==> flow/design.v <==
module Mux #(parameter N = 4)(
	input [N-1:0] A, B,
	input S,
	output [N-1:0] C
);
assign C = S? A: B;
endmodule 
module Adder #(parameter N = 4)(
    input [N-1:0] A,B,
    output [N-1:0] C
);
assign C = A+B;
endmodule
module Register #(parameter N = 10) (
	input clk, rst,
	input [N-1:0] D,
	input en,
	output logic [N-1:0] Q
);
always_ff @(posedge clk or posedge rst)
	if(rst) Q <= 10'h00;
	else if(en)
		Q <= D;
endmodule 
module Register_File(
    input  logic [3:0] A1, A2, A3,
    input  logic       clk,
    input  logic       rst,
    input  logic       WE3,
    input  logic [31:0] WD3,
    input  logic [31:0] R15,
    output logic [31:0] RD1, RD2
);
    logic [31:0] rf [14:0];   
    always_ff @(posedge clk) begin
        if (rst) begin
            for (int i = 0; i < 15; i++)
                rf[i] <= 32'h00000000;
        end else if (WE3) begin
            rf[A3] <= WD3;
        end
    end
    assign RD1 = (A1 == 4'b1111) ? R15 : rf[A1];
    assign RD2 = (A2 == 4'b1111) ? R15 : rf[A2];
endmodule
module Extender(
    input  logic [23:0] A,
    input  logic [1:0] ImmSrc,
    output logic [31:0] Out
);
 always_comb
    case(ImmSrc)
    2'b00: Out={24'b0,A[7:0]};
    2'b01: Out={20'b0,A[11:0]};
    2'b10: Out={{6{A[23]}},A[23:0],2'b00};
    default: Out=32'bx; 
    endcase
 endmodule
module ALU #(parameter N = 32)(
    input  logic [N-1:0] A,
    input  logic [N-1:0] B,
    input  logic [1:0]   ALUCtrl,
    output logic [N-1:0] Result,
    output logic [3:0]   Flags  
);
    logic [N:0] pre_Result;   
    logic [N:0] pre_Sub;      
    always_comb begin
        Result     = '0;
        pre_Result = '0;
        pre_Sub    = '0;
        Flags      = 4'b0000;
        case (ALUCtrl)
            2'b10: begin   
                Result = A & B;
            end
            2'b11: begin   
                Result = A | B;
            end
            2'b00: begin   
                pre_Result = {1'b0, A} + {1'b0, B};
                Result     = pre_Result[N-1:0];
                Flags[2]   = pre_Result[N];   
                Flags[3]   = (A[N-1] == B[N-1]) && (Result[N-1] != A[N-1]);  
            end
            2'b01: begin   
                pre_Sub    = {1'b0, A} - {1'b0, B};
                Result     = pre_Sub[N-1:0];
                Flags[2]   = pre_Sub[N];   
                Flags[3]   = (A[N-1] != B[N-1]) && (Result[N-1] != A[N-1]);  
            end
        endcase
        Flags[0] = (Result == 0);      
        Flags[1] = Result[N-1];        
    end
endmodule
module Condition_Check(
    input  logic [3:0] Flag,   
    input  logic [3:0] Cond,
    output logic       CondEx
);
logic V, C, N, Z;
assign {V, C, N, Z} = Flag;
always_comb begin
    case (Cond)
        4'b0000: CondEx = Z;                      
        4'b0001: CondEx = ~Z;                     
        4'b0010: CondEx = C;                      
        4'b0011: CondEx = ~C;                     
        4'b0100: CondEx = N;                      
        4'b0101: CondEx = ~N;                     
        4'b0110: CondEx = V;                      
        4'b0111: CondEx = ~V;                     
        4'b1000: CondEx = ~Z & C;                 
        4'b1001: CondEx = Z | ~C;                 
        4'b1010: CondEx = ~(N ^ V);               
        4'b1011: CondEx = N ^ V;                  
        4'b1100: CondEx = ~Z & ~(N ^ V);          
        4'b1101: CondEx = Z | (N ^ V);            
        4'b1110: CondEx = 1'b1;                   
        default: CondEx = 1'b0;                   
    endcase
end
endmodule
module Decoder (
	input logic [1:0] Op,
	input logic[5:0] Funct,
	input logic[3:0] Rd,
	output logic [1:0] FlagW,
	output logic PCS, RegW, MemW, MemtoReg, ALUSrc, 
	output logic [1:0] ImmSrc, RegSrc, ALUControl,
	output logic NoWrite
);
	logic Branch, ALUOP;
	PC_Logic pc_logic_inst(
		.Rd(Rd),
		.Branch(Branch), 
		.RegW(RegW),
		.PCS(PCS)
	);
	Main_Decoder main_decoder_inst(
		.Op(Op),
		.Funct(Funct),
		.Branch(Branch), 
		.RegW(RegW), 
		.MemW(MemW), 
		.MemtoReg(MemtoReg), 
		.ALUSrc(ALUSrc), 
		.ImmSrc(ImmSrc), 
		.RegSrc(RegSrc),
		.ALUOP(ALUOP)
	);
	ALU_Decoder alu_decoder_inst (
		.ALUOP(ALUOP),
		.Funct(Funct[4:0]),
		.ALUControl(ALUControl), 
		.FlagW(FlagW),
		.NoWrite(NoWrite)
	);
endmodule 
module PC_Logic (
	input logic [3:0] Rd,
	input logic Branch, RegW,
	output logic PCS
);
	assign PCS = ((Rd == 4'd15) & RegW) | Branch;
endmodule 
module Main_Decoder (
	input logic [1:0] Op,
	input logic [5:0] Funct,
	output logic Branch, RegW, MemW, MemtoReg, ALUSrc, 
	output logic [1:0] ImmSrc, RegSrc,
	output logic ALUOP
);
    always_comb begin
	     Branch = 0;
        RegW = 0;
        MemW = 0;
        MemtoReg = 0;
        ALUSrc = 0;
        ImmSrc = 2'b00;
        RegSrc = 2'b00;
        ALUOP = 0;
        case (Op)
            2'b00: begin
					 Branch = 0;
					 MemtoReg = 0;
					 MemW = 0;
					 RegW = 1;
					 ALUOP = 1;
                if (Funct[5] == 1'b0) begin
                    ALUSrc = 0;
                    RegSrc = 2'b00;
                end else begin
                    ALUSrc = 1;
                    ImmSrc = 2'b00;
                    RegSrc = 2'b00;  
                end
            end
            2'b01: begin
					 Branch = 0;
					 ALUSrc = 1;
					 ImmSrc = 2'b01;
					 ALUOP = 0;
                if (Funct[0] == 1'b0) begin
                    MemW  = 1;
                    RegW  = 0;
                    RegSrc = 2'b10;
                end else begin
						  MemtoReg = 1;
						  MemW = 0;
						  RegW = 1;
						  RegSrc = 2'b00;
                end
            end
            2'b10: begin
					 Branch = 1;
					 MemtoReg = 0;
					 MemW = 0;
					 ALUSrc = 1;
					 ImmSrc = 2'b10;
					 RegW = 0;
					 RegSrc = 2'b01;
					 ALUOP = 0;
            end
        endcase
    end
endmodule
module ALU_Decoder (
	input logic ALUOP,
	input logic [4:0] Funct,
	output logic [1:0] ALUControl, FlagW,
	output logic NoWrite
);
	always_comb begin
		 case (ALUOP)
			  1'b0: begin
					ALUControl = 2'b00;
					FlagW      = 2'b00;
					NoWrite    = 1'b0;
			  end
			  1'b1: begin
					case (Funct[4:1])
						 4'b0100: begin
							  ALUControl = 2'b00;
							  FlagW      = Funct[0] ? 2'b11 : 2'b00;
							  NoWrite    = 1'b0;
						 end
						 4'b0010: begin
							  ALUControl = 2'b01;
							  FlagW      = Funct[0] ? 2'b11 : 2'b00;
							  NoWrite    = 1'b0;
						 end
						 4'b0000: begin
							  ALUControl = 2'b10;
							  FlagW      = Funct[0] ? 2'b10 : 2'b00;
							  NoWrite    = 1'b0;
						 end
						 4'b1100: begin
							  ALUControl = 2'b11;
							  FlagW      = Funct[0] ? 2'b10 : 2'b00;
							  NoWrite    = 1'b0;
						 end
						 4'b1010: begin 
							  ALUControl = 2'b01;
							  FlagW = 2'b11;
							  NoWrite = 1'b1;
						 end
						 default: begin
							  ALUControl = 2'b00;
							  FlagW      = 2'b00;
							  NoWrite    = 1'b0;
						 end
					endcase
			  end
		 endcase
	end
endmodule 
module Control_Unit(
    input  logic [3:0] Cond,
    input  logic [1:0] Op,
    input  logic [5:0] Funct,
    input  logic [3:0] Rd,
    input  logic [3:0] Flags,
    input  logic       clk,
    input  logic       rst,
    output logic       PCSrc,
    output logic       MemtoReg,
    output logic       MemWrite,
    output logic [1:0] ALUControl,
    output logic       ALUSrc,
    output logic [1:0] ImmSrc,
    output logic       RegWrite,
    output logic [1:0] RegSrc
);
    logic       RegW;
    logic       MemW;
    logic       ALUOP;
    logic       Branch;
    logic       PCS;
    logic       CondEx;
    logic [1:0] FlagW;
    logic [3:0] ALUfLags;
	 logic NoWrite;
	Decoder decoder_inst (
		.Op(Op),
		.Funct(Funct),
		.Rd(Rd),
		.FlagW(FlagW),
		.PCS(PCS), 
		.RegW(RegW), 
		.MemW(MemW), 
		.MemtoReg(MemtoReg), 
		.ALUSrc(ALUSrc), 
		.ImmSrc(ImmSrc), 
		.RegSrc(RegSrc), 
		.ALUControl(ALUControl),
		.NoWrite(NoWrite)
	);
    Register #(2) Register_Flag1(
        .clk(clk), 
        .rst(rst),
        .D(Flags[3:2]),
        .en(FlagW[1] & CondEx),
        .Q(ALUfLags[3:2])
    );
    Register #(2) Register_Flag2(
        .clk(clk), 
        .rst(rst),
        .D(Flags[1:0]),
        .en(FlagW[0] & CondEx),
        .Q(ALUfLags[1:0])
    );
    Condition_Check inst_Condition_Check(
        .Flag(ALUfLags), 
        .Cond(Cond), 
        .CondEx(CondEx)
    );
    assign PCSrc     = PCS & CondEx & ~NoWrite;
    assign RegWrite  = RegW & CondEx;
    assign MemWrite  = MemW & CondEx;
endmodule
module CPU (
	input logic clk, rst,
	input logic [31:0] Instr,
	input logic [31:0] ReadData,
	output logic [31:0] WriteData,
	output logic MemWrite,
	output logic [31:0] PC,
	output logic [31:0] ALUResult,
	output logic [31:0] Result
);
	logic [3:0] RA1, RA2;
	logic [31:0] SrcA, SrcB;
	logic [31:0] next_PC, PCPlus4, PCPlus8;
	logic [31:0] ExtImm;
	logic PCSrc;
	logic MemtoReg;
	logic [1:0] ALUControl;
	logic ALUSrc;
	logic [1:0] ImmSrc;
	logic RegWrite;
	logic [1:0] RegSrc;
	logic [3:0] AluFlags;
	logic started;
	logic load_PC;
	always_ff @(posedge clk or posedge rst) begin
		if (rst)
			started <= 0;
		else
			started <= 1;
	end
	assign load_PC = started;
	Mux #(.N(32)) next_PC_inst (
		.A(Result),
		.B(PCPlus4),
		.S(PCSrc),
		.C(next_PC)
	);
	Register #(.N(32)) PC_Register (
		.clk(clk), 
		.rst(rst),
		.D(next_PC),
		.en(load_PC),
		.Q(PC)
	);
	Mux #(.N(4)) RA1_inst (
		.A(4'd15),
		.B(Instr[19:16]),
		.S(RegSrc[0]),
		.C(RA1)
	);
	Mux #(.N(4)) RA2_inst (
		.A(Instr[15:12]),
		.B(Instr[3:0]),
		.S(RegSrc[1]),
		.C(RA2)
	);
	Adder #(.N(32)) PCPlus4_inst (
		.A(PC),
		.B(32'd4),
		.C(PCPlus4)
	);
	Adder #(.N(32)) PCPlus8_inst (
		.A(32'd8),
		.B(PC),
		.C(PCPlus8)
	);
	Register_File Reg_file_inst (
		.A1(RA1),
		.A2(RA2),
		.A3(Instr[15:12]),
		.clk(clk),
		.rst(rst),
		.WE3(RegWrite),
		.R15(PCPlus8),
		.RD1(SrcA),
		.RD2(WriteData),
		.WD3(Result)
	);
	Extender Extender_ins (
		.A(Instr[23:0]),
		.ImmSrc(ImmSrc),
		.Out(ExtImm)
	);
	Mux #(.N(32)) ALUSrc_inst (
		.A(ExtImm),
		.B(WriteData),
		.S(ALUSrc),
		.C(SrcB)
	);
	ALU #(.N(32)) ALU_inst (
		.A(SrcA),
		.B(SrcB),
		.ALUCtrl(ALUControl),
		.Result(ALUResult),
		.Flags(AluFlags)
	);
	Mux #(.N(32)) MemToReg_inst (
		.A(ReadData),
		.B(ALUResult),
		.S(MemtoReg),
		.C(Result)
	);
	Control_Unit CU_Inst (
		.clk(clk),
		.rst(rst),
		.Cond(Instr[31:28]),
		.Op(Instr[27:26]),
		.Funct(Instr[25:20]),
		.Rd(Instr[15:12]),
		.Flags(AluFlags),
		.PCSrc(PCSrc),
		.MemtoReg(MemtoReg),
		.MemWrite(MemWrite),
		.ALUControl(ALUControl),
		.ALUSrc(ALUSrc),
		.ImmSrc(ImmSrc),
		.RegWrite(RegWrite),
		.RegSrc(RegSrc)
	);
endmodule
# --- Step by step through the tools: CPU ---
# What the tools print for CPU, step after step.
# Lines are those of the file above, counted from 1.
# Library cell names are shortened.
inputs:
  top_module: "CPU"
  clk_port: "clk"
  cell_library: "sky130hd"
  corner: "tt_025C_1v80"

# --- After elaboration ---
# Source: Yosys, flattened and elaborated, memories not mapped. Widths are those after wreduce. Registers that Yosys merges into a memory's read port (data or address) are not register bits. Print and check cells do not count. Equal cells are merged and count once.
# Memory sizes are those after Yosys's memory passes, which may raise the word count (mostly to a power of two), join words into wider ones and drop unused or constant bits.
op_classes:
  reduce_and_logical: 13
  mux: 39
  logic: 22
  n_addsub: 4
  eq_ne: 32
ops:
  columns: ["operator", "count"]
  rows:
  - ["32-bit two-way mux", 7]
  - ["32-bit case mux with 4-bit select", 1]
  - ["32-bit case mux with 3-bit select", 1]
  - ["4-bit equality test with constant B", 12]
  - ["32-bit by 32-bit adder with 33-bit output", 1]
  - ["32-bit by 32-bit subtractor with 33-bit output", 1]
  - ["32-bit by 3-bit adder with 32-bit output with constant B", 1]
  - ["32-bit AND", 1]
  - ["32-bit OR", 1]
  - ["32-bit logical NOT", 1]
  - ["4-bit by 32-bit adder with 32-bit output with constant A", 1]
  - ["4-bit by 3-bit equality test with 1-bit output with constant B", 5]
  - ["2-bit case mux with 2-bit select", 4]
  - ["4-bit two-way mux", 4]
  - ["1-bit case mux with 15-bit select", 1]
  - ["4-bit by 2-bit equality test with 1-bit output with constant B", 3]
  - ["2-bit case mux with 3-bit select", 2]
  - ["1-bit two-way mux", 11]
  - ["2-bit OR reduction", 5]
  - ["1-bit AND", 9]
  - ["2-bit equality test with constant B", 4]
  - ["4-bit logical NOT", 2]
  - ["1-bit NOT", 7]
  - ["2-bit by 1-bit equality test with 1-bit output with constant B", 3]
  - ["2-bit logical NOT", 3]
  - ["1-bit case mux with 3-bit select", 2]
  - ["1-bit case mux with 2-bit select", 3]
  - ["2-bit two-way mux", 3]
# Other operator kinds: 6; their cells: 11.
bits:
  output_inout_bits: 129
  word_cells: 115
  memories: 1
  mem_bits_rw: 512
  register_bits: 37
mem_list:
  columns: ["memory", "size", "word_bits", "line_no", "rtl"]
  rows:
  - ["Reg_file_inst.rf", 16, 32, 34, "logic [31:0] rf [14:0];"]

# --- Depth ---
# Depth = most cells in a row (Yosys ltp): at word level without a register or memory, in the mapped netlist without a sequential cell, where the memories' decode and read muxes count.
depth:
  depth_word: 11
  ABC_AREA: 0
  depth_mapped: 30
  ltp_nobuf: 24

# --- After synthesis ---
# Yosys stat after the flow's synthesis: flattened, memories mapped to cells. It holds for the ABC_AREA given above (unset counts as 0); a run with the other value may have another netlist.
# The area totals of this step are shown rounded.
by_type:
  columns: ["cell_type", "count", "area_total_um2"]
  rows:
  - ["edfxtp_1", 482, 1.45E+04]
  - ["mux4_2", 117, 2.64E+03]
  - ["nor2_1", 681, 2.56E+03]
  - ["ha_1", 107, 1.34E+03]
  - ["nand2_1", 351, 1.32E+03]
  - ["mux2i_1", 110, 1.1E+03]
  - ["o21ai_0", 196, 980.941]
  - ["dfrtp_1", 37, 925.888]
  - ["clkbuf_1", 221, 829.546]
  - ["mux2_2", 62, 698.17]
  - ["a21oi_1", 137, 685.658]
  - ["inv_1", 171, 641.866]
  - ["a31oi_1", 99, 619.344]
  - ["xnor2_1", 49, 429.162]
  - ["a211oi_1", 49, 367.853]
  - ["nor3_1", 63, 315.302]
  - ["nor2b_1", 47, 294.032]
  - ["buf_2", 53, 265.254]
# Other cell types: 83; their cells: 526.
synth_totals:
  cells: 3558
  mapped_area_um2: 34700
  n_buf: 298
  ff_cells: 519
  seqArea_um2: 15400
# The figures by module come from a second, unflattened synthesis with its own total; it is not the netlist above.
unflattened:
  cells_unflattened: 3388
  hier_area_um2: 38900
# Each row is one instance without its submodules.
modules:
  columns: ["mod", "n_inst", "seq_area_um2", "mod_area_um2", "n_cells"]
  rows:
  - ["Register_File", 1, 14400, 26000, 1770]
  - ["ALU #(N=32)", 1, 0.0, 5340, 812]
  - ["Adder #(N=32)", 2, 0.0, 1740, 248]
  - ["Mux #(N=32)", 3, 0.0, 544, 36]
  - ["Register #(N=32)", 1, 801, 1350, 69]
  - ["Extender", 1, 0.0, 312, 45]
  - ["Condition_Check", 1, 0.0, 194, 28]
  - ["Register #(N=2)", 2, 50.0, 76.3, 5]
  - ["ALU_Decoder", 1, 0.0, 129, 16]
  - ["Main_Decoder", 1, 0.0, 119, 15]
  - ["Mux #(N=4)", 2, 0.0, 45.0, 4]
  - ["Control_Unit", 1, 0.0, 38.8, 5]
  - ["CPU", 1, 25.0, 36.3, 4]
  - ["PC_Logic", 1, 0.0, 15.0, 2]
  - ["Decoder", 1, 0.0, 0.0, 0]

# --- Path before layout ---
# OpenSTA on the mapped netlist: ideal clock, no wires. The path of least setup slack (recovery checks aside). Input and output delay are each 20% of the period. Register names are those of the netlist, which keeps one name where synthesis merged equal registers.
synth_timing:
  path_kind: "in2out"
  from: "input port Instr[27]"
  to: "output port Result[26]"
  t_required_ns: 16.000
  delay_ns: 5.370
  out_delay_ns: 4.000
  path_slack_ns: 6.630
  driving_pins: 24
  period_ns: 20.0
  in_delay_ns: 4.000
  arrival_time_ns: 9.370
  period_less_setup_slack_ns: 13.37
# "delay_ns" is the arrival time less input delay plus setup time.
# At an output port there is no setup time.
# "driving_pins" counts driving pins, that of a launching flip-flop among them; a cell with two outputs on the path counts twice.
# "period_less_setup_slack_ns" is the clock period less the worst setup slack; recovery checks do not enter. This is arithmetic on one report: input and output delays are still those of the set period (20% each).
# The rows between start and end are the longest chain of elaborated cells between them; the timing report does not say that the signal goes this way. Where chains are equally long, one stands for them.
# Each line given opens the expression or statement behind the cell; cells for indexed reads and writes are added by Yosys, which also makes memories of some case tables.
# A memory read counts as a cell of the chain, while the word-level depth stops at memories.
synth_between:
  cell_sequence: "inv_1 > ha_1 > nand2b_1 > buf_4 > mux2i_2 > mux4_2 > mux4_2 > a21oi_1 > nor2_1 > a31o_2 > ha_1 > fa_1 > o21bai_1 > and3b_1 > nor3_1 > a2111o_1 > a31oi_4 > a21boi_0 > xnor2_1 > a21oi_1 > o21ai_2 > mux2i_2 > buf_2 > inv_1"
  elab_chain_cells: 9
  cells_between: 33
  cone_lines: 12
  classes_between: "add/sub (2); eq/ne (9); mux (14); logic (3); reduce/logical (4); memory (1)"
synth_rtl:
  columns: ["element", "line_no", "rtl"]
  rows:
  - ["from (decl)", 345, "input logic [31:0] Instr,"]
  - ["2-bit equality test", 184, "case (Op)"]
  - ["2-bit case mux with 2-bit select", 184, null]
  - ["4-bit two-way mux", 6, "assign C = S? A: B;"]
  - ["memory 16 x 32 bit", 34, "logic [31:0] rf [14:0];"]
  - ["32-bit two-way mux", 44, "assign RD2 = (A2 == 4'b1111) ? R15 : rf[A2];"]
  - ["32-bit two-way mux", 6, null]
  - ["32-bit by 32-bit subtractor with 33-bit output", 87, "pre_Sub    = {1'b0, A} - {1'b0, B};"]
  - ["32-bit case mux with 4-bit select", 73, "case (ALUCtrl)"]
  - ["32-bit two-way mux", 6, null]
  - ["to (decl)", 351, "output logic [31:0] Result"]
# Some nets on the timed path still bear RTL names; the line given drives or declares the net.
synth_named_nets:
  columns: ["signal", "line_no"]
  rows:
  - ["ALUResult[26]", 73]

# --- Path in the finished layout ---
# Path of least setup slack in the final report of run 2 (OpenROAD, finished layout, wires in). Where an end is a register, its clock arrival counts in the times.
layout_timing:
  path_kind: "in2out"
  from: "input port Instr[27]"
  to: "output port Result[31]"
  period_ns: 20.0
  t_required_ns: 16.00
  in_delay_ns: 4.00
  path_slack_ns: 3.43
  arrival_time_ns: 12.57
  out_delay_ns: 4.00
  driving_pins: 25
# The rows between start and end are the longest chain of elaborated cells between them; the timing report does not say that the signal goes this way. Where chains are equally long, one stands for them.
# A memory read counts as a cell of the chain, while the word-level depth stops at memories.
layout_between:
  cell_sequence: "clkdlybuf4s50_1 > inv_1 > ha_1 > nand2b_1 > mux2_8 > buf_4 > mux4_2 > mux4_2 > a21oi_1 > nor2_1 > a31o_2 > ha_1 > inv_1 > a21oi_1 > o31ai_1 > o31ai_1 > nand3b_1 > a41oi_1 > o2bb2ai_1 > mux2i_1 > a31oi_4 > mux2i_4 > buf_4 > inv_2 > clkdlybuf4s50_1"
  elab_chain_cells: 9
  cells_between: 33
  cone_lines: 12
  classes_between: "add/sub (2); eq/ne (9); mux (14); logic (3); reduce/logical (4); memory (1)"
layout_rtl:
  columns: ["element", "line_no", "rtl"]
  rows:
  - ["from (decl)", 345, "input logic [31:0] Instr,"]
  - ["2-bit equality test", 184, "case (Op)"]
  - ["2-bit case mux with 2-bit select", 184, null]
  - ["4-bit two-way mux", 6, "assign C = S? A: B;"]
  - ["memory 16 x 32 bit", 34, "logic [31:0] rf [14:0];"]
  - ["32-bit two-way mux", 44, "assign RD2 = (A2 == 4'b1111) ? R15 : rf[A2];"]
  - ["32-bit two-way mux", 6, null]
  - ["32-bit by 32-bit subtractor with 33-bit output", 87, "pre_Sub    = {1'b0, A} - {1'b0, B};"]
  - ["32-bit case mux with 4-bit select", 73, "case (ALUCtrl)"]
  - ["32-bit two-way mux", 6, null]
  - ["to (decl)", 351, "output logic [31:0] Result"]

# Module CPU, platform sky130hd: 3 stored runs of the flow (Yosys, OpenROAD) with differing settings, in no particular order. Input and output delays are each 20% of the period that was set; the output load is 0.01 pF.
# "achieved_clock_period_ns" means the clock period less the worst setup slack. The figure is calculated, with input and output delays left at 20% of the set period.
# "worst_setup_path_time_ns" = time allowed to the worst setup path (clock period - input delay - output delay, where it has them) - its slack; a late launch clock adds to it, a late capture clock takes from it.
# "power.total_uw" is the tool's figure for a default switching activity; nothing was simulated.
# Measured values are rounded.
runs:
  - name: "run 1"
    settings:
      ABC_AREA: 1
      CAP_MARGIN: 30
      CELL_PAD_IN_SITES_DETAIL_PLACEMENT: 1
      CORE_ASPECT_RATIO: 0.94
      CORE_UTILIZATION: 47
      MAX_ROUTING_LAYER: "met4"
      MIN_ROUTING_LAYER: "met2"
      SETUP_SLACK_MARGIN: 4.93
      SLEW_MARGIN: 25
      TNS_END_PERCENT: 10
      period_ns: 20.0
      CORE_MARGIN: 2
    outcome: "no final report: routing broke off with GRT-0116"
  - name: "run 2"
    settings:
      CAP_MARGIN: 35
      CELL_PAD_IN_SITES_DETAIL_PLACEMENT: 0
      CORE_ASPECT_RATIO: 0.94
      period_ns: 20.0
      CORE_MARGIN: 2
      CORE_UTILIZATION: 40
      SLEW_MARGIN: 20
    results:
      setup_tns_ns: 0.000
      worst_setup_path_time_ns: 8.57
      path_kind: "in2out"
      achieved_clock_period_ns: 16.567
      final_die_area_um2: 89100
      power.total_uw: 4240
      cell_area_final_um2: 39800
      synth_area_um2: 34700
      final_setup_ws_ns: 3.43
      ws_hold_ns: 0.530
      finish.utilization_frac: 0.464
  - name: "run 3"
    settings:
      ABC_AREA: 1
      CAP_MARGIN: 30
      CELL_PAD_IN_SITES_DETAIL_PLACEMENT: 1
      CORE_ASPECT_RATIO: 0.94
      MAX_ROUTING_LAYER: "met4"
      SLEW_MARGIN: 25
      TNS_END_PERCENT: 10
      period_ns: 20.0
      CORE_MARGIN: 2
      CORE_UTILIZATION: 40
    results:
      setup_tns_ns: 0.000
      worst_setup_path_time_ns: 8.40
      path_kind: "in2out"
      achieved_clock_period_ns: 16.397
      final_die_area_um2: 96700
      power.total_uw: 4520
      cell_area_final_um2: 42100
      synth_area_um2: 37700
      final_setup_ws_ns: 3.60
      ws_hold_ns: 0.548
      finish.utilization_frac: 0.449
